==> flow/design.v <==
`timescale 1ns / 1ps
module display_controller(
	input clk,  
	input rst,
	output hSync, vSync,
	output reg bright,
	output reg[9:0] hCount, 
	output reg [9:0] vCount  
	);
	always @ (posedge clk, posedge rst)
		begin
		if (rst)
			begin
			hCount <= 0;
			vCount <= 0;
			end
		else if (hCount < 10'd799)
			begin
			hCount <= hCount + 1;
			end
		else if (vCount < 10'd524)
			begin
			hCount <= 0;
			vCount <= vCount + 1;
			end
		else
			begin
			hCount <= 0;
			vCount <= 0;
			end
		end
	assign hSync = (hCount < 96) ? 0:1;
	assign vSync = (vCount < 2) ? 0:1;
	always @(posedge clk, posedge rst)
		begin
		if (rst)
			bright <= 0;
		else if(hCount > 10'd143 && hCount < 10'd784 && vCount > 10'd34 && vCount < 10'd516)
			bright <= 1;
		else
			bright <= 0;
		end	
endmodule
`timescale 1ns / 1ps
module game_control(
	input clk,
	input en,  
	input bright,
	input rst,
	input up, input left, input right, input down,
	input [9:0] hCount, vCount,
	output reg [11:0] rgb,
	output reg [3:0] lives 
   );
	wire block_fill;
	wire block_white_fill_2;
	wire block_white_fill_3;
	wire block_white_fill_4;
	wire block_white_fill_5;
	wire block_white_fill_6;
	wire block_white_fill_7;
	wire block_white_fill_8;
	wire block_white_fill_9;
	wire block_white_fill_10;
	wire block_white_fill_11;
	wire block_red_fill_2;
	wire block_red_fill_3;
	wire block_red_fill_4;
	wire block_red_fill_5;
	wire block_red_fill_6;
	wire block_red_fill_7;
	wire block_red_fill_8;
	wire block_red_fill_9;
	wire block_red_fill_10;
	wire block_red_fill_11;
	wire block_blue_fill_2;
	wire block_blue_fill_3;
	wire block_blue_fill_4;
	wire block_blue_fill_5;
	wire block_blue_fill_6;
	wire block_blue_fill_7;
	wire block_blue_fill_8;
	wire block_blue_fill_9;
	wire block_blue_fill_10;
	wire block_blue_fill_11;
	wire ball_fill;
	wire start_screen;
	wire win_screen;
	wire lost_screen;
	reg [1:0] enablewhite2;
	reg [1:0] enablewhite3;
	reg [1:0] enablewhite4;
	reg [1:0] enablewhite5;
	reg [1:0] enablewhite6;
	reg [1:0] enablewhite7;
	reg [1:0] enablewhite8;
	reg [1:0] enablewhite9;
	reg [1:0] enablewhite10;
	reg [1:0] enablewhite11;
	reg [1:0] enablered2;
	reg [1:0] enablered3;
	reg [1:0] enablered4;
	reg [1:0] enablered5;
	reg [1:0] enablered6;
	reg [1:0] enablered7;
	reg [1:0] enablered8;
	reg [1:0] enablered9;
	reg [1:0] enablered10;
	reg [1:0] enablered11;
	reg [1:0] enableblue2;
	reg [1:0] enableblue3;
	reg [1:0] enableblue4;
	reg [1:0] enableblue5;
	reg [1:0] enableblue6;
	reg [1:0] enableblue7;
	reg [1:0] enableblue8;
	reg [1:0] enableblue9;
	reg [1:0] enableblue10;
	reg [1:0] enableblue11;
	reg reg_down;
	reg [9:0] xpos, ypos;
	reg [9:0] xpos2, ypos2;
	reg [1:0] move;
	reg [1:0] ydirection;
	reg [1:0] ydir_b, ydir_n;
	reg ydir_nset;
	reg [1:0] xdirection;
	reg [1:0] xspeed;
	parameter BLACK  = 12'b0000_0000_0000;
	parameter WHITE  = 12'b1111_1111_1111;
	parameter RED    = 12'b1111_0000_0000;
	parameter GREEN  = 12'b0000_1111_0000;
	parameter GREY   = 12'b0101_0101_0101;
	parameter YELLOW = 12'b1111_1111_0000;
	parameter CYAN   = 12'b0000_1111_1111;
	parameter BLUE   = 12'b0000_0000_1111;
	always@ (*) begin
		if(reg_down == 1)
			if(~bright )	 
				rgb = 12'b0000_0000_0000;
			else if (lives < 1 && lost_screen && !(enableblue2 == 0 && enableblue3 == 0 && enableblue4 == 0 && enableblue5 == 0 && enableblue6 == 0 && enableblue7 == 0 
			&& enableblue8 == 0 && enableblue9 == 0 && enableblue10 == 0 && enableblue11 == 0 && enablered2 == 0 && enablered3 == 0 && enablered4 == 0 
			&& enablered5 == 0 && enablered6 == 0 && enablered7 == 0 && enablered8 == 0 && enablered9 == 0 && enablered10 == 0 && enablered11 == 0 &&
			enablewhite2 == 0 && enablewhite3 == 0 && enablewhite4 == 0 && enablewhite5 == 0 && enablewhite6 == 0 && enablewhite7 == 0 && enablewhite8 == 0 && 
			enablewhite9 == 0 && enablewhite10 == 0 && enablewhite11 == 0))
				rgb = RED;
			else if (lives >= 1 && block_fill && !(enableblue2 == 0 && enableblue3 == 0 && enableblue4 == 0 && enableblue5 == 0 && enableblue6 == 0 && enableblue7 == 0 
			&& enableblue8 == 0 && enableblue9 == 0 && enableblue10 == 0 && enableblue11 == 0 && enablered2 == 0 && enablered3 == 0 && enablered4 == 0 
			&& enablered5 == 0 && enablered6 == 0 && enablered7 == 0 && enablered8 == 0 && enablered9 == 0 && enablered10 == 0 && enablered11 == 0 &&
			enablewhite2 == 0 && enablewhite3 == 0 && enablewhite4 == 0 && enablewhite5 == 0 && enablewhite6 == 0 && enablewhite7 == 0 && enablewhite8 == 0 && 
			enablewhite9 == 0 && enablewhite10 == 0 && enablewhite11 == 0)) 
				rgb = GREY; 
			else if (lives >= 1 && block_white_fill_2 || block_white_fill_3 || block_white_fill_4 || block_white_fill_5 || block_white_fill_6 || block_white_fill_7|| 
			block_white_fill_8 || block_white_fill_9 || block_white_fill_10 || block_white_fill_11) 
				rgb = WHITE; 
			else if (lives >= 1 && block_red_fill_2 || block_red_fill_3 || block_red_fill_4 || block_red_fill_5 || block_red_fill_6 || block_red_fill_7|| 
			block_red_fill_8 || block_red_fill_9 || block_red_fill_10 || block_red_fill_11)
				rgb = RED; 
			else if (lives >= 1 && block_blue_fill_2 || block_blue_fill_3 || block_blue_fill_4 || block_blue_fill_5 || block_blue_fill_6 || block_blue_fill_7|| 
			block_blue_fill_8 || block_blue_fill_9 || block_blue_fill_10 || block_blue_fill_11)
				rgb = BLUE;
			else if (lives >= 1 && ball_fill && !(enableblue2 == 0 && enableblue3 == 0 && enableblue4 == 0 && enableblue5 == 0 && enableblue6 == 0 && enableblue7 == 0 
			&& enableblue8 == 0 && enableblue9 == 0 && enableblue10 == 0 && enableblue11 == 0 && enablered2 == 0 && enablered3 == 0 && enablered4 == 0 
			&& enablered5 == 0 && enablered6 == 0 && enablered7 == 0 && enablered8 == 0 && enablered9 == 0 && enablered10 == 0 && enablered11 == 0 &&
			enablewhite2 == 0 && enablewhite3 == 0 && enablewhite4 == 0 && enablewhite5 == 0 && enablewhite6 == 0 && enablewhite7 == 0 && enablewhite8 == 0 && 
			enablewhite9 == 0 && enablewhite10 == 0 && enablewhite11 == 0))
				rgb = CYAN;
			else if(lives >= 1 && enableblue2 == 0 && enableblue3 == 0 && enableblue4 == 0 && enableblue5 == 0 && enableblue6 == 0 && enableblue7 == 0 
			&& enableblue8 == 0 && enableblue9 == 0 && enableblue10 == 0 && enableblue11 == 0 && enablered2 == 0 && enablered3 == 0 && enablered4 == 0 
			&& enablered5 == 0 && enablered6 == 0 && enablered7 == 0 && enablered8 == 0 && enablered9 == 0 && enablered10 == 0 && enablered11 == 0 &&
			enablewhite2 == 0 && enablewhite3 == 0 && enablewhite4 == 0 && enablewhite5 == 0 && enablewhite6 == 0 && enablewhite7 == 0 && enablewhite8 == 0 && 
			enablewhite9 == 0 && enablewhite10 == 0 && enablewhite11 == 0 && win_screen)
				rgb = GREEN;
			else	
				rgb= BLACK;	
		else
		  if(~bright )	 
		      rgb = 12'b0000_0000_0000;
		  else if (start_screen)
		      rgb = YELLOW;
		  else
		      rgb = BLACK;
	end
	assign block_fill= vCount>=(ypos-5) && vCount<=(ypos+5) && hCount>=(xpos-50) && hCount<=(xpos+50);
	assign start_screen = ((hCount>= 10'd148) && (hCount <= 10'd776)) && ((vCount >= 10'd40) && (vCount <= 10'd600));
	assign win_screen = ((hCount>= 10'd148) && (hCount <= 10'd776)) && ((vCount >= 10'd40) && (vCount <= 10'd600));
	assign lost_screen = ((hCount>= 10'd148) && (hCount <= 10'd776)) && ((vCount >= 10'd40) && (vCount <= 10'd600));
	assign block_white_fill_2= ((hCount>= 10'd148) && (hCount <= 10'd209)) && ((vCount >= 10'd40) && (vCount <= 10'd90) && (enablewhite2)) ? 1 : 0;
	assign block_white_fill_3= ((hCount>= 10'd211) && (hCount <= 10'd272)) && ((vCount >= 10'd40) && (vCount <= 10'd90) && (enablewhite3)) ? 1 : 0;
	assign block_white_fill_4= ((hCount>= 10'd274) && (hCount <= 10'd335)) && ((vCount >= 10'd40) && (vCount <= 10'd90) && (enablewhite4)) ? 1 : 0;
	assign block_white_fill_5= ((hCount>= 10'd337) && (hCount <= 10'd398)) && ((vCount >= 10'd40) && (vCount <= 10'd90) && (enablewhite5)) ? 1 : 0;
	assign block_white_fill_6= ((hCount>= 10'd400) && (hCount <= 10'd461)) && ((vCount >= 10'd40) && (vCount <= 10'd90) && (enablewhite6)) ? 1 : 0;
	assign block_white_fill_7= ((hCount>= 10'd463) && (hCount <= 10'd524)) && ((vCount >= 10'd40) && (vCount <= 10'd90) && (enablewhite7)) ? 1 : 0;
	assign block_white_fill_8= ((hCount>= 10'd526) && (hCount <= 10'd587)) && ((vCount >= 10'd40) && (vCount <= 10'd90) && (enablewhite8)) ? 1 : 0;
	assign block_white_fill_9= ((hCount>= 10'd589) && (hCount <= 10'd650)) && ((vCount >= 10'd40) && (vCount <= 10'd90) && (enablewhite9)) ? 1 : 0;
	assign block_white_fill_10= ((hCount>= 10'd652) && (hCount <= 10'd713)) && ((vCount >= 10'd40) && (vCount <= 10'd90) && (enablewhite10)) ? 1 : 0;
	assign block_white_fill_11= ((hCount>= 10'd715) && (hCount <= 10'd776)) && ((vCount >= 10'd40) && (vCount <= 10'd90) && (enablewhite11)) ? 1 : 0;
	assign block_red_fill_2= ((hCount>= 10'd148) && (hCount <= 10'd209)) && ((vCount >= 10'd91) && (vCount <= 10'd141) && (enablered2)) ? 1 : 0;
	assign block_red_fill_3= ((hCount>= 10'd211) && (hCount <= 10'd272)) && ((vCount >= 10'd91) && (vCount <= 10'd141) && (enablered3)) ? 1 : 0;
	assign block_red_fill_4= ((hCount>= 10'd274) && (hCount <= 10'd335)) && ((vCount >= 10'd91) && (vCount <= 10'd141) && (enablered4)) ? 1 : 0;
	assign block_red_fill_5= ((hCount>= 10'd337) && (hCount <= 10'd398)) && ((vCount >= 10'd91) && (vCount <= 10'd141) && (enablered5)) ? 1 : 0;
	assign block_red_fill_6= ((hCount>= 10'd400) && (hCount <= 10'd461)) && ((vCount >= 10'd91) && (vCount <= 10'd141) && (enablered6)) ? 1 : 0;
	assign block_red_fill_7= ((hCount>= 10'd463) && (hCount <= 10'd524)) && ((vCount >= 10'd91) && (vCount <= 10'd141) && (enablered7)) ? 1 : 0;
	assign block_red_fill_8= ((hCount>= 10'd526) && (hCount <= 10'd587)) && ((vCount >= 10'd91) && (vCount <= 10'd141) && (enablered8)) ? 1 : 0;
	assign block_red_fill_9= ((hCount>= 10'd589) && (hCount <= 10'd650)) && ((vCount >= 10'd91) && (vCount <= 10'd141) && (enablered9)) ? 1 : 0;
	assign block_red_fill_10= ((hCount>= 10'd652) && (hCount <= 10'd713)) && ((vCount >= 10'd91) && (vCount <= 10'd141) && (enablered10)) ? 1 : 0;
	assign block_red_fill_11= ((hCount>= 10'd715) && (hCount <= 10'd776)) && ((vCount >= 10'd91) && (vCount <= 10'd141) && (enablered11)) ? 1 : 0;
	assign block_blue_fill_2= ((hCount>= 10'd148) && (hCount <= 10'd209)) && ((vCount >= 10'd142) && (vCount <= 10'd192) && (enableblue2)) ? 1 : 0;
	assign block_blue_fill_3= ((hCount>= 10'd211) && (hCount <= 10'd272)) && ((vCount >= 10'd142) && (vCount <= 10'd192) && (enableblue3)) ? 1 : 0;
	assign block_blue_fill_4= ((hCount>= 10'd274) && (hCount <= 10'd335)) && ((vCount >= 10'd142) && (vCount <= 10'd192) && (enableblue4)) ? 1 : 0;
	assign block_blue_fill_5= ((hCount>= 10'd337) && (hCount <= 10'd398)) && ((vCount >= 10'd142) && (vCount <= 10'd192) && (enableblue5)) ? 1 : 0;
	assign block_blue_fill_6= ((hCount>= 10'd400) && (hCount <= 10'd461)) && ((vCount >= 10'd142) && (vCount <= 10'd192) && (enableblue6)) ? 1 : 0;
	assign block_blue_fill_7= ((hCount>= 10'd463) && (hCount <= 10'd524)) && ((vCount >= 10'd142) && (vCount <= 10'd192) && (enableblue7)) ? 1 : 0;
	assign block_blue_fill_8= ((hCount>= 10'd526) && (hCount <= 10'd587)) && ((vCount >= 10'd142) && (vCount <= 10'd192) && (enableblue8)) ? 1 : 0;
	assign block_blue_fill_9= ((hCount>= 10'd589) && (hCount <= 10'd650)) && ((vCount >= 10'd142) && (vCount <= 10'd192) && (enableblue9)) ? 1 : 0;
	assign block_blue_fill_10= ((hCount>= 10'd652) && (hCount <= 10'd713)) && ((vCount >= 10'd142) && (vCount <= 10'd192) && (enableblue10)) ? 1 : 0;
	assign block_blue_fill_11= ((hCount>= 10'd715) && (hCount <= 10'd776)) && ((vCount >= 10'd142) && (vCount <= 10'd192) && (enableblue11)) ? 1 : 0;
	assign ball_fill =  (vCount>=(ypos2) && vCount<=(ypos2) && hCount>=(xpos2-10) && hCount<=(xpos2+10) || 
	                     vCount>=(ypos2-1) && vCount<=(ypos2+1) && hCount>=(xpos2-10) && hCount<=(xpos2+10)||
						 vCount>=(ypos2-2) && vCount<=(ypos2+2) && hCount>=(xpos2-10) && hCount<=(xpos2+10)|| 
	                     vCount>=(ypos2-3) && vCount<=(ypos2+3) && hCount>=(xpos2-8) && hCount<=(xpos2+8)||
						 vCount>=(ypos2-4) && vCount<=(ypos2+4) && hCount>=(xpos2-8) && hCount<=(xpos2+8) ||
	                     vCount>=(ypos2-5) && vCount<=(ypos2+5) && hCount>=(xpos2-6) && hCount<=(xpos2+6) ||
						 vCount>=(ypos2-6) && vCount<=(ypos2+6) && hCount>=(xpos2-6) && hCount<=(xpos2+6) ||
	                     vCount>=(ypos2-7) && vCount<=(ypos2+7) && hCount>=(xpos2-4) && hCount<=(xpos2+4)||
						 vCount>=(ypos2-7) && vCount<=(ypos2+7) && hCount>=(xpos2-4) && hCount<=(xpos2+4)||
	                     vCount>=(ypos2-8) && vCount<=(ypos2+8) && hCount>=(xpos2-2) && hCount<=(xpos2+2) ||
	                     vCount>=(ypos2-9) && vCount<=(ypos2+9) && hCount>=(xpos2-1) && hCount<=(xpos2+1));
	always@ (posedge clk, posedge rst)
		begin
			if(rst)
			begin
				reg_down <= 0;
				move <= 0;
			end	
		    else if (en && down) 
				reg_down <= 1;
			else if(en && up && reg_down == 1)
				move <=1;
		end
	always@(posedge clk, posedge rst) 
	begin
		if(rst)
			begin 
				lives <= 3'd3;
				enablewhite2 <= 1;
				enablewhite3 <= 1;
				enablewhite4 <= 1;
				enablewhite5 <= 1;
				enablewhite6 <= 1;
				enablewhite7 <= 1;
				enablewhite8 <= 1;
				enablewhite9 <= 1;
				enablewhite10 <= 1;
				enablewhite11 <= 1;
				enablered2 <= 1;
				enablered3 <= 1;
				enablered4 <= 1;
				enablered5 <= 1;
				enablered6 <= 1;
				enablered7 <= 1;
				enablered8 <= 1;
				enablered9 <= 1;
				enablered10 <= 1;
				enablered11 <= 1;
				enableblue2 <= 1;
				enableblue3 <= 1;
				enableblue4 <= 1;
				enableblue5 <= 1;
				enableblue6 <= 1;
				enableblue7 <= 1;
				enableblue8 <= 1;
				enableblue9 <= 1;
				enableblue10 <= 1;
				enableblue11 <= 1;
				xpos <= 450;
				ypos <= 470;
				xpos2 <= 450;
				ypos2 <= 456;
				ydirection <= 1;
				xdirection <= 2;
				xspeed <= 0;
			end
		else if (en && reg_down == 1)
			begin
			ydir_b = ydirection;
			ydir_n = ydirection;
			ydir_nset = 1'b0;
			if ((ypos2 + 4 > 465) && (ypos2 + 4 < 467) && ydir_b == 0) 
				begin
					if ((xpos2 >= xpos - 50) && (xpos2 <= xpos + 50))
						begin ydir_n = 1; ydir_nset = 1'b1; end
					if ((xpos2 >= xpos - 1) && (xpos2 <= xpos + 1))
						begin
							xdirection <= 2;
							xspeed <= 0;
						end
					if ((xpos2 >= xpos - 50) && (xpos2 <= xpos -27))
						begin
							xdirection <= 0;
							xspeed <= 2;
						end
					if ((xpos2 >= xpos - 26) && (xpos2 <= xpos - 2))
						begin
							xdirection <= 0;
							xspeed <= 1;
						end
					if ((xpos2 >= xpos + 2) && (xpos2 <= xpos + 26))
						begin
							xdirection <= 1;
							xspeed <= 1;
						end
					if ((xpos2 >= xpos + 27) && (xpos2 <= xpos +50))
					begin
						xdirection <= 1;
						xspeed <= 2;
					end
			end
			begin
				if ((ypos2 - 4 <= 192))
					begin
						if ((xpos2 - 10 >= 148) && (xpos2 + 10 <= 210) && (enableblue2))
						begin
							enableblue2 <= 0;
							ydir_b = 0;
						end
						if ((xpos2 - 10 >= 211) && (xpos2 + 10 <= 273) && (enableblue3))
						begin
							enableblue3 <= 0;
							ydir_b = 0;
						end
						if ((xpos2 - 10 >= 274) && (xpos2 + 10 <= 336) && (enableblue4))
						begin
							enableblue4 <= 0;
							ydir_b = 0;
						end
						if ((xpos2 - 10 >= 337) && (xpos2 + 10 <= 399) && (enableblue5))
						begin
							enableblue5 <= 0;
							ydir_b = 0;
						end
						if ((xpos2 - 10 >= 400) && (xpos2 + 10 <= 462) && (enableblue6))
						begin
							enableblue6 <= 0;
							ydir_b = 0;
						end
						if ((xpos2 - 10 >= 461) && (xpos2 + 10 <= 525) && (enableblue7))
						begin
							enableblue7 <= 0;
							ydir_b = 0;
						end
						if ((xpos2 - 10 >= 526) && (xpos2 + 10 <= 588) && (enableblue8))
						begin
							enableblue8 <= 0;
							ydir_b = 0;
						end
						if ((xpos2 - 10 >= 589) && (xpos2 + 10 <= 651) && (enableblue9))
						begin
							enableblue9 <= 0;
							ydir_b = 0;
						end
						if ((xpos2 - 10 >= 652) && (xpos2 + 10 <= 714) && (enableblue10))
						begin
							enableblue10 <= 0;
							ydir_b = 0;
						end
						if ((xpos2 - 10 >= 715) && (xpos2 + 10 <= 778) && (enableblue11))
						begin
							enableblue11 <= 0;
							ydir_b = 0;
						end
					end
			end
			begin
				if ((ypos2 + 4 <= 146) && (ypos2 + 4 >= 142) && (ydir_b == 0))
					begin
						if ((xpos2 - 10 >= 148) && (xpos2 + 10 <= 210) && (enableblue2))
						begin
							enableblue2 <= 0;
							ydir_b = 1;
						end
						if ((xpos2 - 10 >= 211) && (xpos2 + 10 <= 273) && (enableblue3))
						begin
							enableblue3 <= 0;
							ydir_b = 1;
						end
						if ((xpos2 - 10 >= 274) && (xpos2 + 10 <= 336) && (enableblue4))
						begin
							enableblue4 <= 0;
							ydir_b = 1;
						end
						if ((xpos2 - 10 >= 337) && (xpos2 + 10 <= 399) && (enableblue5))
						begin
							enableblue5 <= 0;
							ydir_b = 1;
						end
						if ((xpos2 - 10 >= 400) && (xpos2 + 10 <= 462) && (enableblue6))
						begin
							enableblue6 <= 0;
							ydir_b = 1;
						end
						if ((xpos2 - 10 >= 463) && (xpos2 + 10 <= 525) && (enableblue7))
						begin
							enableblue7 <= 0;
							ydir_b = 1;
						end
						if ((xpos2 - 10 >= 526) && (xpos2 + 10 <= 588) && (enableblue8))
						begin
							enableblue8 <= 0;
							ydir_b = 1;
						end
						if ((xpos2 - 10 >= 589) && (xpos2 + 10 <= 651) && (enableblue9))
						begin
							enableblue9 <= 0;
							ydir_b = 1;
						end
						if ((xpos2 - 10 >= 652) && (xpos2 + 10 <= 714) && (enableblue10))
						begin
							enableblue10 <= 0;
							ydir_b = 1;
						end
						if ((xpos2 - 10 >= 715) && (xpos2 + 10 <= 776) && (enableblue11))
						begin
							enableblue11 <= 0;
							ydir_b = 1;
						end
					end
			end
			begin
				if ((ypos2 - 4 <= 192) && (ypos2 - 4 >= 142))
					begin
						if ((xpos2 - 10 >= 205) && (xpos2 - 10 <= 209) && (enableblue2))
						begin
							enableblue2 <= 0;
							xdirection <= 1;
						end
						if ((xpos2 + 10 >= 148) && (xpos2 + 10 <= 152) && (enableblue2))
						begin
							enableblue2 <= 0;
							xdirection <= 0;
						end
						if ((xpos2 - 10 >= 268) && (xpos2 - 10 <= 272) && (enableblue3))
						begin
							enableblue3 <= 0;
							xdirection <= 1;
						end
						if ((xpos2 + 10 >= 211) && (xpos2 + 10 <= 215) && (enableblue3))
						begin
							enableblue3 <= 0;
							xdirection <= 0;
						end
						if ((xpos2 - 10 >= 331) && (xpos2 - 10 <= 335) && (enableblue4))
						begin
							enableblue4 <= 0;
							xdirection <= 1;
						end
						if ((xpos2 + 10 >= 274) && (xpos2 + 10 <= 278) && (enableblue4))
						begin
							enableblue4 <= 0;
							xdirection <= 0;
						end
						if ((xpos2 - 10 >= 394) && (xpos2 - 10 <= 398) && (enableblue5))
						begin
							enableblue5 <= 0;
							xdirection <= 1;
						end
						if ((xpos2 + 10 >= 337) && (xpos2 + 10 <= 341) && (enableblue5))
						begin
							enableblue5 <= 0;
							xdirection <= 0;
						end
						if ((xpos2 - 10 >= 457) && (xpos2 - 10 <= 461) && (enableblue6))
						begin
							enableblue6 <= 0;
							xdirection <= 1;
						end
						if ((xpos2 + 10 >= 400) && (xpos2 + 10 <= 404) && (enableblue6))
						begin
							enableblue6 <= 0;
							xdirection <= 0;
						end
						if ((xpos2 - 10 >= 520) && (xpos2 - 10 <= 524) && (enableblue7))
						begin
							enableblue7 <= 0;
							xdirection <= 1;
						end
						if ((xpos2 + 10 >= 463) && (xpos2 + 10 <= 467) && (enableblue7))
						begin
							enableblue7 <= 0;
							xdirection <= 0;
						end
						if ((xpos2 - 10 >= 583) && (xpos2 - 10 <= 587) && (enableblue8))
						begin
							enableblue8 <= 0;
							xdirection <= 1;
						end
						if ((xpos2 + 10 >= 526) && (xpos2 + 10 <= 530) && (enableblue8))
						begin
							enableblue8 <= 0;
							xdirection <= 0;
						end
						if ((xpos2 - 10 >= 646) && (xpos2 - 10 <= 650) && (enableblue9))
						begin
							enableblue9 <= 0;
							xdirection <= 1;
						end
						if ((xpos2 + 10 >= 589) && (xpos2 + 10 <= 593) && (enableblue9))
						begin
							enableblue9 <= 0;
							xdirection <= 0;
						end
						if ((xpos2 - 10 >= 709) && (xpos2 - 10 <= 713) && (enableblue10))
						begin
							enableblue10 <= 0;
							xdirection <= 1;
						end
						if ((xpos2 + 10 >= 652) && (xpos2 + 10 <= 656) && (enableblue10))
						begin
							enableblue10 <= 0;
							xdirection <= 0;
						end
						if ((xpos2 - 10 >= 772) && (xpos2 - 10 <= 776) && (enableblue11))
						begin
							enableblue11 <= 0;
							xdirection <= 1;
						end
						if ((xpos2 + 10 >= 715) && (xpos2 + 10 <= 719) && (enableblue11))
						begin
							enableblue11 <= 0;
							xdirection <= 0;
						end
					end
			end
			begin
				if ((ypos2 - 4 <= 141))
					begin
						if ((xpos2 - 10 >= 148) && (xpos2 + 10 <= 210) && (enablered2))
						begin
							enablered2 <= 0;
							ydir_b = 0;
						end
						if ((xpos2 - 10 >= 211) && (xpos2 + 10 <= 273) && (enablered3))
						begin
							enablered3 <= 0;
							ydir_b = 0;
						end
						if ((xpos2 - 10 >= 274) && (xpos2 + 10 <= 336) && (enablered4))
						begin
							enablered4 <= 0;
							ydir_b = 0;
						end
						if ((xpos2 - 10 >= 337) && (xpos2 + 10 <= 399) && (enablered5))
						begin
							enablered5 <= 0;
							ydir_b = 0;
						end
						if ((xpos2 - 10 >= 400) && (xpos2 + 10 <= 462) && (enablered6))
						begin
							enablered6 <= 0;
							ydir_b = 0;
						end
						if ((xpos2 - 10 >= 463) && (xpos2 + 10 <= 525) && (enablered7))
						begin
							enablered7 <= 0;
							ydir_b = 0;
						end
						if ((xpos2 - 10 >= 526) && (xpos2 + 10 <= 588) && (enablered8))
						begin
							enablered8 <= 0;
							ydir_b = 0;
						end
						if ((xpos2 - 10 >= 589) && (xpos2 + 10 <= 651) && (enablered9))
						begin
							enablered9 <= 0;
							ydir_b = 0;
						end
						if ((xpos2 - 10 >= 652) && (xpos2 + 10 <= 714) && (enablered10))
						begin
							enablered10 <= 0;
							ydir_b = 0;
						end
						if ((xpos2 - 10 >= 715) && (xpos2 + 10 <= 778) && (enablered11))
						begin
							enablered11 <= 0;
							ydir_b = 0;
						end
					end
			end	
			begin
				if ((ypos2 + 4 <= 92) && ydir_b == 0)
					begin
						if ((xpos2 - 10 >= 148) && (xpos2 + 10 <= 210) && (enablered2))
						begin
							enablered2 <= 0;
							ydir_b = 1;
						end
						if ((xpos2 - 10 >= 211) && (xpos2 + 10 <= 273) && (enablered3))
						begin
							enablered3 <= 0;
							ydir_b = 1;
						end
						if ((xpos2 - 10 >= 274) && (xpos2 + 10 <= 336) && (enablered4))
						begin
							enablered4 <= 0;
							ydir_b = 1;
						end
						if ((xpos2 - 10 >= 337) && (xpos2 + 10 <= 399) && (enablered5))
						begin
							enablered5 <= 0;
							ydir_b = 1;
						end
						if ((xpos2 - 10 >= 400) && (xpos2 + 10 <= 462) && (enablered6))
						begin
							enablered6 <= 0;
							ydir_b = 1;
						end
						if ((xpos2 - 10 >= 463) && (xpos2 + 10 <= 525) && (enablered7))
						begin
							enablered7 <= 0;
							ydir_b = 1;
						end
						if ((xpos2 - 10 >= 526) && (xpos2 + 10 <= 588) && (enablered8))
						begin
							enablered8 <= 0;
							ydir_b = 1;
						end
						if ((xpos2 - 10 >= 589) && (xpos2 + 10 <= 651) && (enablered9))
						begin
							enablered9 <= 0;
							ydir_b = 1;
						end
						if ((xpos2 - 10 >= 652) && (xpos2 + 10 <= 714) && (enablered10))
						begin
							enablered10 <= 0;
							ydir_b = 1;
						end
						if ((xpos2 - 10 >= 715) && (xpos2 + 10 <= 778) && (enablered11))
						begin
							enablered11 <= 0;
							ydir_b = 1;
						end
					end
			end	
			begin
				if ((ypos2 - 4 <= 141) && (ypos2 - 4 >= 91))
					begin
						if ((xpos2 - 10 >= 205) && (xpos2 - 10 <= 209) && (enablered2))
						begin
							enablered2 <= 0;
							xdirection <= 1;
						end
						if ((xpos2 + 10 >= 148) && (xpos2 + 10 <= 152) && (enablered2))
						begin
							enablered2 <= 0;
							xdirection <= 0;
						end
						if ((xpos2 - 10 >= 268) && (xpos2 - 10 <= 272) && (enablered3))
						begin
							enablered3 <= 0;
							xdirection <= 1;
						end
						if ((xpos2 + 10 >= 211) && (xpos2 + 10 <= 215) && (enablered3))
						begin
							enablered3 <= 0;
							xdirection <= 0;
						end
						if ((xpos2 - 10 >= 331) && (xpos2 - 10 <= 335) && (enablered4))
						begin
							enablered4 <= 0;
							xdirection <= 1;
						end
						if ((xpos2 + 10 >= 274) && (xpos2 + 10 <= 278) && (enablered4))
						begin
							enablered4 <= 0;
							xdirection <= 0;
						end
						if ((xpos2 - 10 >= 394) && (xpos2 - 10 <= 398) && (enablered5))
						begin
							enablered5 <= 0;
							xdirection <= 1;
						end
						if ((xpos2 + 10 >= 337) && (xpos2 + 10 <= 341) && (enablered5))
						begin
							enablered5 <= 0;
							xdirection <= 0;
						end
						if ((xpos2 - 10 >= 457) && (xpos2 - 10 <= 461) && (enablered6))
						begin
							enablered6 <= 0;
							xdirection <= 1;
						end
						if ((xpos2 + 10 >= 400) && (xpos2 + 10 <= 404) && (enablered6))
						begin
							enablered6 <= 0;
							xdirection <= 0;
						end
						if ((xpos2 - 10 >= 520) && (xpos2 - 10 <= 524) && (enablered7))
						begin
							enablered7 <= 0;
							xdirection <= 1;
						end
						if ((xpos2 + 10 >= 463) && (xpos2 + 10 <= 467) && (enablered7))
						begin
							enablered7 <= 0;
							xdirection <= 0;
						end
						if ((xpos2 - 10 >= 583) && (xpos2 - 10 <= 587) && (enablered8))
						begin
							enablered8 <= 0;
							xdirection <= 1;
						end
						if ((xpos2 + 10 >= 526) && (xpos2 + 10 <= 530) && (enablered8))
						begin
							enablered8 <= 0;
							xdirection <= 0;
						end
						if ((xpos2 - 10 >= 646) && (xpos2 - 10 <= 650) && (enablered9))
						begin
							enablered9 <= 0;
							xdirection <= 1;
						end
						if ((xpos2 + 10 >= 589) && (xpos2 + 10 <= 593) && (enablered9))
						begin
							enablered9 <= 0;
							xdirection <= 0;
						end
						if ((xpos2 - 10 >= 709) && (xpos2 - 10 <= 713) && (enablered10))
						begin
							enablered10 <= 0;
							xdirection <= 1;
						end
						if ((xpos2 + 10 >= 652) && (xpos2 + 10 <= 656) && (enablered10))
						begin
							enablered10 <= 0;
							xdirection <= 0;
						end
						if ((xpos2 - 10 >= 772) && (xpos2 - 10 <= 776) && (enablered11))
						begin
							enablered11 <= 0;
							xdirection <= 1;
						end
						if ((xpos2 + 10 >= 715) && (xpos2 + 10 <= 719) && (enablered11))
						begin
							enablered11 <= 0;
							xdirection <= 0;
						end
					end
			end
			begin
				if ((ypos2 - 4 <= 90))
					begin
						if ((xpos2 - 10 >= 148) && (xpos2 + 10 <= 210) && (enablewhite2))
						begin
							enablewhite2 <= 0;
							ydir_b = 0;
						end
						if ((xpos2 - 10 >= 211) && (xpos2 + 10 <= 273) && (enablewhite3))
						begin
							enablewhite3 <= 0;
							ydir_b = 0;
						end
						if ((xpos2 - 10 >= 274) && (xpos2 + 10 <= 336) && (enablewhite4))
						begin
							enablewhite4 <= 0;
							ydir_b = 0;
						end
						if ((xpos2 - 10 >= 337) && (xpos2 + 10 <= 399) && (enablewhite5))
						begin
							enablewhite5 <= 0;
							ydir_b = 0;
						end
						if ((xpos2 - 10 >= 400) && (xpos2 + 10 <= 462) && (enablewhite6))
						begin
							enablewhite6 <= 0;
							ydir_b = 0;
						end
						if ((xpos2 - 10 >= 463) && (xpos2 + 10 <= 525) && (enablewhite7))
						begin
							enablewhite7 <= 0;
							ydir_b = 0;
						end
						if ((xpos2 - 10 >= 526) && (xpos2 + 10 <= 588) && (enablewhite8))
						begin
							enablewhite8 <= 0;
							ydir_b = 0;
						end
						if ((xpos2 - 10 >= 589) && (xpos2 + 10 <= 651) && (enablewhite9))
						begin
							enablewhite9 <= 0;
							ydir_b = 0;
						end
						if ((xpos2 - 10 >= 652) && (xpos2 + 10 <= 714) && (enablewhite10))
						begin
							enablewhite10 <= 0;
							ydir_b = 0;
						end
						if ((xpos2 - 10 >= 715) && (xpos2 + 10 <= 778) && (enablewhite11))
						begin
							enablewhite11 <= 0;
							ydir_b = 0;
						end
					end
			end
			begin
				if ((ypos2 - 4 <= 90) && (ypos2 - 4 >= 40))
					begin
						if ((xpos2 - 10 >= 205) && (xpos2 - 10 <= 209) && (enablewhite2))
						begin
							enablewhite2 <= 0;
							xdirection <= 1;
						end
						if ((xpos2 + 10 >= 148) && (xpos2 + 10 <= 152) && (enablewhite2))
						begin
							enablewhite2 <= 0;
							xdirection <= 0;
						end
						if ((xpos2 - 10 >= 268) && (xpos2 - 10 <= 272) && (enablewhite3))
						begin
							enablewhite3 <= 0;
							xdirection <= 1;
						end
						if ((xpos2 + 10 >= 211) && (xpos2 + 10 <= 215) && (enablewhite3))
						begin
							enablewhite3 <= 0;
							xdirection <= 0;
						end
						if ((xpos2 - 10 >= 331) && (xpos2 - 10 <= 335) && (enablewhite4))
						begin
							enablewhite4 <= 0;
							xdirection <= 1;
						end
						if ((xpos2 + 10 >= 274) && (xpos2 + 10 <= 278) && (enablewhite4))
						begin
							enablewhite4 <= 0;
							xdirection <= 0;
						end
						if ((xpos2 - 10 >= 394) && (xpos2 - 10 <= 398) && (enablewhite5))
						begin
							enablewhite5 <= 0;
							xdirection <= 1;
						end
						if ((xpos2 + 10 >= 337) && (xpos2 + 10 <= 341) && (enablewhite5))
						begin
							enablewhite5 <= 0;
							xdirection <= 0;
						end
						if ((xpos2 - 10 >= 457) && (xpos2 - 10 <= 461) && (enablewhite6))
						begin
							enablewhite6 <= 0;
							xdirection <= 1;
						end
						if ((xpos2 + 10 >= 400) && (xpos2 + 10 <= 404) && (enablewhite6))
						begin
							enablewhite6 <= 0;
							xdirection <= 0;
						end
						if ((xpos2 - 10 >= 520) && (xpos2 - 10 <= 524) && (enablewhite7))
						begin
							enablewhite7 <= 0;
							xdirection <= 1;
						end
						if ((xpos2 + 10 >= 463) && (xpos2 + 10 <= 467) && (enablewhite7))
						begin
							enablewhite7 <= 0;
							xdirection <= 0;
						end
						if ((xpos2 - 10 >= 583) && (xpos2 - 10 <= 587) && (enablewhite8))
						begin
							enablewhite8 <= 0;
							xdirection <= 1;
						end
						if ((xpos2 + 10 >= 526) && (xpos2 + 10 <= 530) && (enablewhite8))
						begin
							enablewhite8 <= 0;
							xdirection <= 0;
						end
						if ((xpos2 - 10 >= 646) && (xpos2 - 10 <= 650) && (enablewhite9))
						begin
							enablewhite9 <= 0;
							xdirection <= 1;
						end
						if ((xpos2 + 10 >= 589) && (xpos2 + 10 <= 593) && (enablewhite9))
						begin
							enablewhite9 <= 0;
							xdirection <= 0;
						end
						if ((xpos2 - 10 >= 709) && (xpos2 - 10 <= 713) && (enablewhite10))
						begin
							enablewhite10 <= 0;
							xdirection <= 1;
						end
						if ((xpos2 + 10 >= 652) && (xpos2 + 10 <= 656) && (enablewhite10))
						begin
							enablewhite10 <= 0;
							xdirection <= 0;
						end
						if ((xpos2 - 10 >= 772) && (xpos2 - 10 <= 776) && (enablewhite11))
						begin
							enablewhite11 <= 0;
							xdirection <= 1;
						end
						if ((xpos2 + 10 >= 715) && (xpos2 + 10 <= 719) && (enablewhite11))
						begin
							enablewhite11 <= 0;
							xdirection <= 0;
						end
					end
			end
		if ((ypos2 - 4 <= 41) && (ydir_b)) 
			begin ydir_n = 0; ydir_nset = 1'b1; end
		if ((xpos2 - 5 <= 147) && (xdirection == 0)) 
			xdirection <= 1;
		if ((xpos2 + 5 >= 777) && (xdirection == 1)) 
			xdirection <= 0;
		if(move && ypos2 <= 475)
			begin
				if (ydir_b == 1)
					ypos2 <= ypos2 - 2;
				else if (ydir_b == 0)
					ypos2 <= ypos2 + 2;
				else if (ydir_b == 2)
					ypos2 <= ypos2 - 1;
				if (xdirection == 0)
				begin
					if (xspeed == 2)
					begin
						if( xpos2 - 4 >= 148)
							xpos2 <= xpos2 - 4;
					end
					else if (xspeed == 1)
					begin
						if( xpos2 - 2 >= 148)
							xpos2 <= xpos2 - 2;
					end
				end
				else if (xdirection == 1)
				begin
					if (xspeed == 2)
					begin
						if( xpos2 + 4 <= 776)
							xpos2 <= xpos2 + 4;
					end
					else if (xspeed == 1)
					begin
						if( xpos2 + 2 <= 776)
							xpos2 <= xpos2 + 2;
					end
				end
				else if (xdirection == 2)
				begin
					xpos2 <= xpos2;
				end
			end
		else if (ypos2 >= 471)
			begin 
				lives <= lives - 3'd1;
				if (ypos2 >= 472)
					begin
						xpos <= 450;
						ypos <= 470;
						xpos2 <= 450;
						ypos2 <= 456;
						begin ydir_n = 1; ydir_nset = 1'b1; end
						xdirection <= 2;
					end
			end
		if(right) 
			begin
				xpos<=xpos+4;  
				if(xpos>=730)  
					xpos<=730;
			end
		else if(left) 
			begin
				xpos<=xpos-4;
				if(xpos<=200)
					xpos<=200;
			end
			ydirection <= ydir_nset ? ydir_n : ydir_b;
		end
	end
endmodule
module display_lives(
	input clk,
	input[3:0] displayNumber,
	output reg [3:0] anode,
	output reg [6:0] ssdOut	
    );
	reg [20:0] refresh;
	reg [3:0] LEDNumber;
	wire [1:0] LEDCounter;
	always @ (posedge clk)
	begin
		refresh <= refresh + 21'd1;
	end
	assign LEDCounter = refresh[20:19];
	always @ (*)
	 begin
		begin
			anode = 4'b1110;
			LEDNumber = displayNumber;
		end	
	end
	always @ (*)
    begin
        case (LEDNumber)
        4'd0: ssdOut = 7'b0000001;     
        4'd1: ssdOut = 7'b1001111; 
        4'd2: ssdOut = 7'b0010010; 
        4'd3: ssdOut = 7'b0000110;  
        default: ssdOut = 7'b0000110; 
        endcase
    end
endmodule
`timescale 1ns / 1ps
module vga_top(
	input ClkPort,
	input BtnC,
	input BtnU,
	input BtnD,
	input BtnR,
	input BtnL,
	input MoveTick,  
	output hSync, vSync,
	output [3:0] vgaR, vgaG, vgaB,
	output An0, An1, An2, An3, An4, An5, An6, An7,
	output Ca, Cb, Cc, Cd, Ce, Cf, Cg, Dp,
	output MemOE, MemWR, RamCS, QuadSpiFlashCS
	);
	wire Reset;
	assign Reset=BtnC;
	wire bright;
	wire[9:0] hc, vc;
	wire[3:0] lives;
	wire [6:0] ssdOut;
	wire [3:0] anode;
	wire [11:0] rgb;
	display_controller dc(.clk(ClkPort), .rst(Reset), .hSync(hSync), .vSync(vSync), .bright(bright), .hCount(hc), .vCount(vc));
	game_control sc(.clk(ClkPort), .en(MoveTick), .bright(bright), .rst(BtnC), .up(BtnU), .down(BtnD),.left(BtnL),.right(BtnR),.hCount(hc), .vCount(vc), .rgb(rgb), .lives(lives));
	display_lives cnt(.clk(ClkPort), .displayNumber(lives), .anode(anode), .ssdOut(ssdOut));
	assign vgaR = rgb[11 : 8];
	assign vgaG = rgb[7  : 4];
	assign vgaB = rgb[3  : 0];
	assign {MemOE, MemWR, RamCS, QuadSpiFlashCS} = 4'b1111;
	assign {An7, An6, An5, An4, An3, An2, An1, An0} = {4'b1111, anode};
	assign {Ca, Cb, Cc, Cd, Ce, Cf, Cg} = ssdOut[6 : 0];
	assign Dp = 1'b1;  
endmodule
### Tool chain data of vga_top

The steps from the RTL of vga_top to its reports follow in flow order.
Line numbers count from 1 in the design file above.
Library cell names are shortened.
The mark n/a stands for no value.

| design | value |
|---|---|
| top | vga_top |
| clock input | ClkPort |
| cell library | sky130hd |
| library corner | tt_025C_1v80 |

### Word level

Yosys after proc, flatten, opt, wreduce and memory -nomap, before mapping. Memory bits, and registers merged into a memory's read port (data or address), are not among the register bits. Print and check cells are not counted. Equal cells are merged and count once.

| bit counts | value |
|---|---|
| flip-flop bits (word level) | 123 |
| bits in latches | 0 |
| RAM bits | 0 |
| bits in read-only memories | 0 |
| word width x clocked read ports | 0 |
| memory cells | 0 |
| input bits | 7 |
| output and inout port bits | 34 |

| operators by class | value |
|---|---|
| add/subtract/negate cells | 47 |
| $mul | 0 |
| divide/modulo/power cells | 0 |
| order comparisons | 168 |
| equality and inequality tests | 16 |
| shift operators | 0 |
| muxes and demuxes | 412 |
| bitwise gates (word level) | 2 |
| reductions and logical operators | 412 |

Operators by type and width:

| operator | count |
|---|---|
| greater-or-equal comparator 10 x 32 -> 1 bit | 21 |
| <= comparator 10 x 32 -> 1 bit | 21 |
| 2-to-1 mux 2 bit | 334 |
| <= comparator 32 x 10 -> 1 bit (second input constant) | 17 |
| greater-or-equal comparator 32 x 10 -> 1 bit (second input constant) | 14 |
| greater-or-equal comparator 32 x 9 -> 1 bit (second input constant) | 13 |
| <= comparator 32 x 9 -> 1 bit (second input constant) | 12 |
| greater-or-equal comparator 32 x 8 -> 1 bit (second input constant) | 9 |
| 2-to-1 mux 10 bit | 26 |
| <= comparator 32 x 8 -> 1 bit (second input constant) | 8 |
| logical AND 1 x 2 -> 1 bit | 123 |
| logical AND 1 bit | 203 |
| 2-to-1 mux 12 bit | 10 |
| adder 10 x 3 -> 11 bit (second input constant) | 7 |
| subtractor 10 x 3 -> 11 bit (second input constant) | 7 |
| greater-or-equal comparator 10 x 9 -> 1 bit (second input constant) | 7 |
| zero test 2 bit | 35 |
| <= comparator 32 x 7 -> 1 bit (second input constant) | 2 |
| <= comparator 10 bit (second input constant) | 6 |
| <= comparator 10 x 9 -> 1 bit (second input constant) | 6 |
| greater-or-equal comparator 10 bit (second input constant) | 5 |
| adder 10 x 2 -> 11 bit (second input constant) | 4 |
| subtractor 10 x 2 -> 11 bit (second input constant) | 4 |
| adder 10 x 4 -> 11 bit (second input constant) | 4 |
| subtractor 10 x 4 -> 11 bit (second input constant) | 4 |
| less-than comparator 10 bit (second input constant) | 4 |
| <= comparator 10 x 8 -> 1 bit (second input constant) | 4 |
| 2-to-1 mux 1 bit | 40 |

Not listed: further kinds 49, cells in them 107.

### Depth

Depth = most cells in a row (Yosys ltp): at word level without a register or memory, in the mapped netlist without a sequential cell, where the memories' decode and read muxes count.

| depth | value |
|---|---|
| depth in word-level cells | 77 |
| ABC_AREA | 1 |
| gate-level depth with buffers | 34 |
| gate-level depth less buffers | 34 |

### Synthesis result

The flow's flattened synthesis, as Yosys stat reports it; memories are mapped. The netlist is that of the ABC_AREA named above (0 if unset); the other value can give another one.
The area totals of this step are shown rounded.

Cells by type:

| type | count | area in all (um^2) |
|---|---|---|
| ha_1 | 377 | 4.72E+03 |
| nand2_1 | 678 | 2.54E+03 |
| nor2_1 | 601 | 2.26E+03 |
| inv_1 | 506 | 1.9E+03 |
| dfrtp_1 | 75 | 1876.8 |
| a21oi_1 | 254 | 1.27E+03 |
| nand3_1 | 246 | 1.23E+03 |
| xor2_1 | 138 | 1.21E+03 |
| dfstp_2 | 45 | 1.18E+03 |
| o21ai_0 | 199 | 995.955 |
| nand4_1 | 131 | 819.536 |
| nor3_1 | 84 | 420.403 |
| nor4_1 | 47 | 294.032 |
| o211ai_1 | 34 | 255.245 |
| nand2_2 | 36 | 225.216 |
| nor2_4 | 20 | 225.216 |
| buf_4 | 29 | 217.709 |
| o22ai_1 | 34 | 212.704 |

Not listed: further types 64, cells in them 493.

| synthesis totals | value |
|---|---|
| mapped cells | 4027 |
| mapped area | 25500 um^2 |
| sequential part of the area | 3060 um^2 |
| mapped flip-flops | 120 |

### Worst setup path after synthesis

OpenSTA on the mapped netlist: ideal clock, no wires. The path of least setup slack (recovery checks aside). Input and output delay are each 20% of the period. Register names are those of the netlist, which keeps one name where synthesis merged equal registers.

| timing after synthesis | value |
|---|---|
| path type | register -> output |
| start | register sc.xpos2[1] |
| end | output port vgaB[3] |
| clock period | 12.0 ns |
| output delay | 2.400 ns |
| data arrival time | 3.806 ns |
| required time | 9.600 ns |
| path slack | 5.794 ns |
| path delay | 3.806 ns |
| driving pins on the path | 24 |
| path buffers | 4 |
| synthesis period reached | 6.206 ns |

"path delay" = arrival - input delay + setup time.
A path that ends at an output port has no setup time.
"driving pins on the path": output pins that drive a net of the path, with the launching flip-flop's if there is one; two outputs of one cell count as two.
"synthesis period reached" is the clock period less the worst setup slack; recovery checks do not enter. This is arithmetic on one report: input and output delays are still those of the set period (20% each).
Between the ends stands the longest chain of elaborated cells between them, by number of cells; it is not shown to be the way that was timed. Of several equally long chains one is given.
A line is the first line of the expression or statement that the cell stems from. Yosys adds cells for indexed reads and writes and turns some case tables into memories.
A register here has more assigning lines than the two given.

| on the way, after synthesis | value |
|---|---|
| path through | dfstp_2 buf_2 inv_1 clkbuf_1 ha_1 buf_2 clkinv_1 ha_1 inv_1 o21bai_1 a21oi_1 o221ai_1 a21o_1 a21oi_1 a211oi_1 nand2_1 a21oi_1 a21oi_1 nand2_1 nand2_1 nand2_1 nand2_1 a21oi_1 buf_4 |
| cells in the longest elaborated chain | 24 |
| elaborated cells between the ends (all ways) | 64 |
| classes of those cells | add/sub: 12; compare: 12; mux: 8; reduce/logical: 32 |

Ends and longest elaborated chain, after synthesis:

| what | RTL line | text |
|---|---|---|
| from (decl) | 122 | `reg [9:0] xpos2, ypos2;` |
| from (assign) | 928 | `xpos2 <= xpos2 - 4;` |
| from (assign) | 933 | `xpos2 <= xpos2 - 2;` |
| subtractor 10 x 4 -> 11 bit | 218 | `assign ball_fill = (vCount>=(ypos2) && vCount<=(ypos2) && hCount>=(xpos2-10) && hCount<=(xpos2+10) \|\|` |
| greater-or-equal comparator 10 x 32 -> 1 bit | 218 |  |
| logical AND 1 bit x2 | 218 |  |
| logical OR 1 bit x10 | 218 |  |
| logical AND 1 bit x2 | 162 | `else if (lives >= 1 && ball_fill && !(enableblue2 == 0 && enableblue3 == 0 && enableblue4 == 0 && enableblue5 ...` |
| 2-to-1 mux 12 bit | 162 |  |
| 2-to-1 mux 12 bit | 159 | `else if (lives >= 1 && block_blue_fill_2 \|\| block_blue_fill_3 \|\| block_blue_fill_4 \|\| block_blue_fill_5 \|\| blo ...` |
| 2-to-1 mux 12 bit | 156 | `else if (lives >= 1 && block_red_fill_2 \|\| block_red_fill_3 \|\| block_red_fill_4 \|\| block_red_fill_5 \|\| block_r ...` |
| 2-to-1 mux 12 bit | 153 | `else if (lives >= 1 && block_white_fill_2 \|\| block_white_fill_3 \|\| block_white_fill_4 \|\| block_white_fill_5 \|\| ...` |
| 2-to-1 mux 12 bit | 147 | `else if (lives >= 1 && block_fill && !(enableblue2 == 0 && enableblue3 == 0 && enableblue4 == 0 && enableblue5 ...` |
| 2-to-1 mux 12 bit | 141 | `else if (lives < 1 && lost_screen && !(enableblue2 == 0 && enableblue3 == 0 && enableblue4 == 0 && enableblue5 ...` |
| 2-to-1 mux 12 bit | 139 | `if(~bright )` |
| 2-to-1 mux 12 bit | 138 | `if(reg_down == 1)` |
| to (decl) | 1025 | `output [3:0] vgaR, vgaG, vgaB,` |

Nets of the timed path that keep an RTL name, with a line that drives or declares them; the list need not be complete.

Named nets, after synthesis:

| signal | RTL line |
|---|---|
| vgaB[1] | 138 |

### Worst path after layout

Path of least setup slack in the final report of stored run 2 (OpenROAD, finished layout, wires in). Where an end is a register, its clock arrival counts in the times.

| timing post-layout | value |
|---|---|
| path type | register -> output |
| start | register sc.ypos2[4] |
| end | output port vgaG[2] |
| clock period | 7.38 ns |
| output delay | 1.48 ns |
| data arrival time | 5.82 ns |
| required time | 5.90 ns |
| path slack | 0.08 ns |
| driving pins on the path | 28 |
| path buffers | 3 |

Between the ends stands the longest chain of elaborated cells between them, by number of cells; it is not shown to be the way that was timed. Of several equally long chains one is given.
A register here has more assigning lines than the two given.

| on the way, post-layout | value |
|---|---|
| path through | dfrtp_1 buf_4 clkinv_2 ha_1 inv_1 nor3_1 xor2_1 nand2_1 o21ai_0 ha_1 nand2_1 nor2_1 nor2_1 nand2_1 nand2_1 o21ai_0 o21ai_1 nand2_1 a21oi_1 nand2_1 nand2_1 nand2_1 nand3_1 nand3_1 nand2_1 nand2_1 buf_4 clkdlybuf4s50_1 |
| cells in the longest elaborated chain | 25 |
| elaborated cells between the ends (all ways) | 88 |
| classes of those cells | add/sub: 18; compare: 20; mux: 8; reduce/logical: 42 |

Ends and longest elaborated chain, post-layout:

| what | RTL line | text |
|---|---|---|
| from (decl) | 122 | `reg [9:0] xpos2, ypos2;` |
| from (assign) | 918 | `ypos2 <= ypos2 - 2;` |
| from (assign) | 920 | `ypos2 <= ypos2 + 2;` |
| subtractor 10 x 1 -> 11 bit | 219 | `vCount>=(ypos2-1) && vCount<=(ypos2+1) && hCount>=(xpos2-10) && hCount<=(xpos2+10)\|\|` |
| greater-or-equal comparator 10 x 32 -> 1 bit | 219 |  |
| logical AND 1 bit x3 | 219 |  |
| logical OR 1 bit x10 | 218 | `assign ball_fill = (vCount>=(ypos2) && vCount<=(ypos2) && hCount>=(xpos2-10) && hCount<=(xpos2+10) \|\|` |
| logical AND 1 bit x2 | 162 | `else if (lives >= 1 && ball_fill && !(enableblue2 == 0 && enableblue3 == 0 && enableblue4 == 0 && enableblue5 ...` |
| 2-to-1 mux 12 bit | 162 |  |
| 2-to-1 mux 12 bit | 159 | `else if (lives >= 1 && block_blue_fill_2 \|\| block_blue_fill_3 \|\| block_blue_fill_4 \|\| block_blue_fill_5 \|\| blo ...` |
| 2-to-1 mux 12 bit | 156 | `else if (lives >= 1 && block_red_fill_2 \|\| block_red_fill_3 \|\| block_red_fill_4 \|\| block_red_fill_5 \|\| block_r ...` |
| 2-to-1 mux 12 bit | 153 | `else if (lives >= 1 && block_white_fill_2 \|\| block_white_fill_3 \|\| block_white_fill_4 \|\| block_white_fill_5 \|\| ...` |
| 2-to-1 mux 12 bit | 147 | `else if (lives >= 1 && block_fill && !(enableblue2 == 0 && enableblue3 == 0 && enableblue4 == 0 && enableblue5 ...` |
| 2-to-1 mux 12 bit | 141 | `else if (lives < 1 && lost_screen && !(enableblue2 == 0 && enableblue3 == 0 && enableblue4 == 0 && enableblue5 ...` |
| 2-to-1 mux 12 bit | 139 | `if(~bright )` |
| 2-to-1 mux 12 bit | 138 | `if(reg_down == 1)` |
| to (decl) | 1025 | `output [3:0] vgaR, vgaG, vgaB,` |

# Flow runs of vga_top

Design vga_top on sky130hd. What follows are 2 stored runs of the flow, each under its own settings; their order means nothing. The constraints put input and output delay at 20% of the set period each and load the outputs with 0.01 pF.
"clock period reached" is the run's clock period less its worst setup slack. It is reckoned from that one timing run; input and output delays stay at 20% of the period that was set.
"critical setup path time" is the time allowed to the run's worst setup path (the clock period less input and output delay, where it has them) less its slack. Clock arrival times count: a late capture clock shortens it, a late launch clock lengthens it.
By "total power after layout" is meant OpenSTA's value without simulated activity: inputs other than the clock are taken to toggle once in ten clock periods, and the tool carries that through the logic.
Values from the reports are rounded here.
A setting shown as - is not set for that run.
Among the results, - means that no value is shown for the run.

| stored run | ABC_AREA | CAP_MARGIN | CELL_PAD_IN_SITES_DETAIL_PLACEMENT | CELL_PAD_IN_SITES_GLOBAL_PLACEMENT | CORE_UTILIZATION | GPL_ROUTABILITY_DRIVEN | GPL_TIMING_DRIVEN | HOLD_SLACK_MARGIN | PLACE_DENSITY_LB_ADDON | SLEW_MARGIN | period_ns | CORE_MARGIN | CORE_ASPECT_RATIO | CTS_CLUSTER_SIZE | SETUP_SLACK_MARGIN | TNS_END_PERCENT | standard-cell area of the final layout (um^2) | utilization (%) | setup slack of the critical path (ns) | die size (um^2) | synthesis area (um^2) | clock period reached (ns) | smallest hold slack (ns) | critical setup path time (ns) | worst path kind | total negative slack on setup checks (ns) | total power after layout (mW) |
|---|---|---|---|---|---|---|---|---|---|---|---|---|---|---|---|---|---|---|---|---|---|---|---|---|---|---|---|
| stored run 1 | 1 | 5 | 2 | 2 | 51 | 0 | 0 | 0.04 | 0.11 | 10 | 5.31 | 2 | - | - | - | - | - | - | - | - | - | - | - | - | - | - | - |
| stored run 2 | 1 | 35 | - | - | 28 | 0 | 0 | 0.18 | 0.08 | 5 | 7.38 | 7 | 0.78 | 27 | -0.22 | 45 | 28600 | 31.7 | 0.084 | 99900 | 25500 | 7.296 | 0.438 | 5.82 | register -> output | 0.000 | 13.0 |

Stored run 1: unfinished; error FLW-0024 in placement
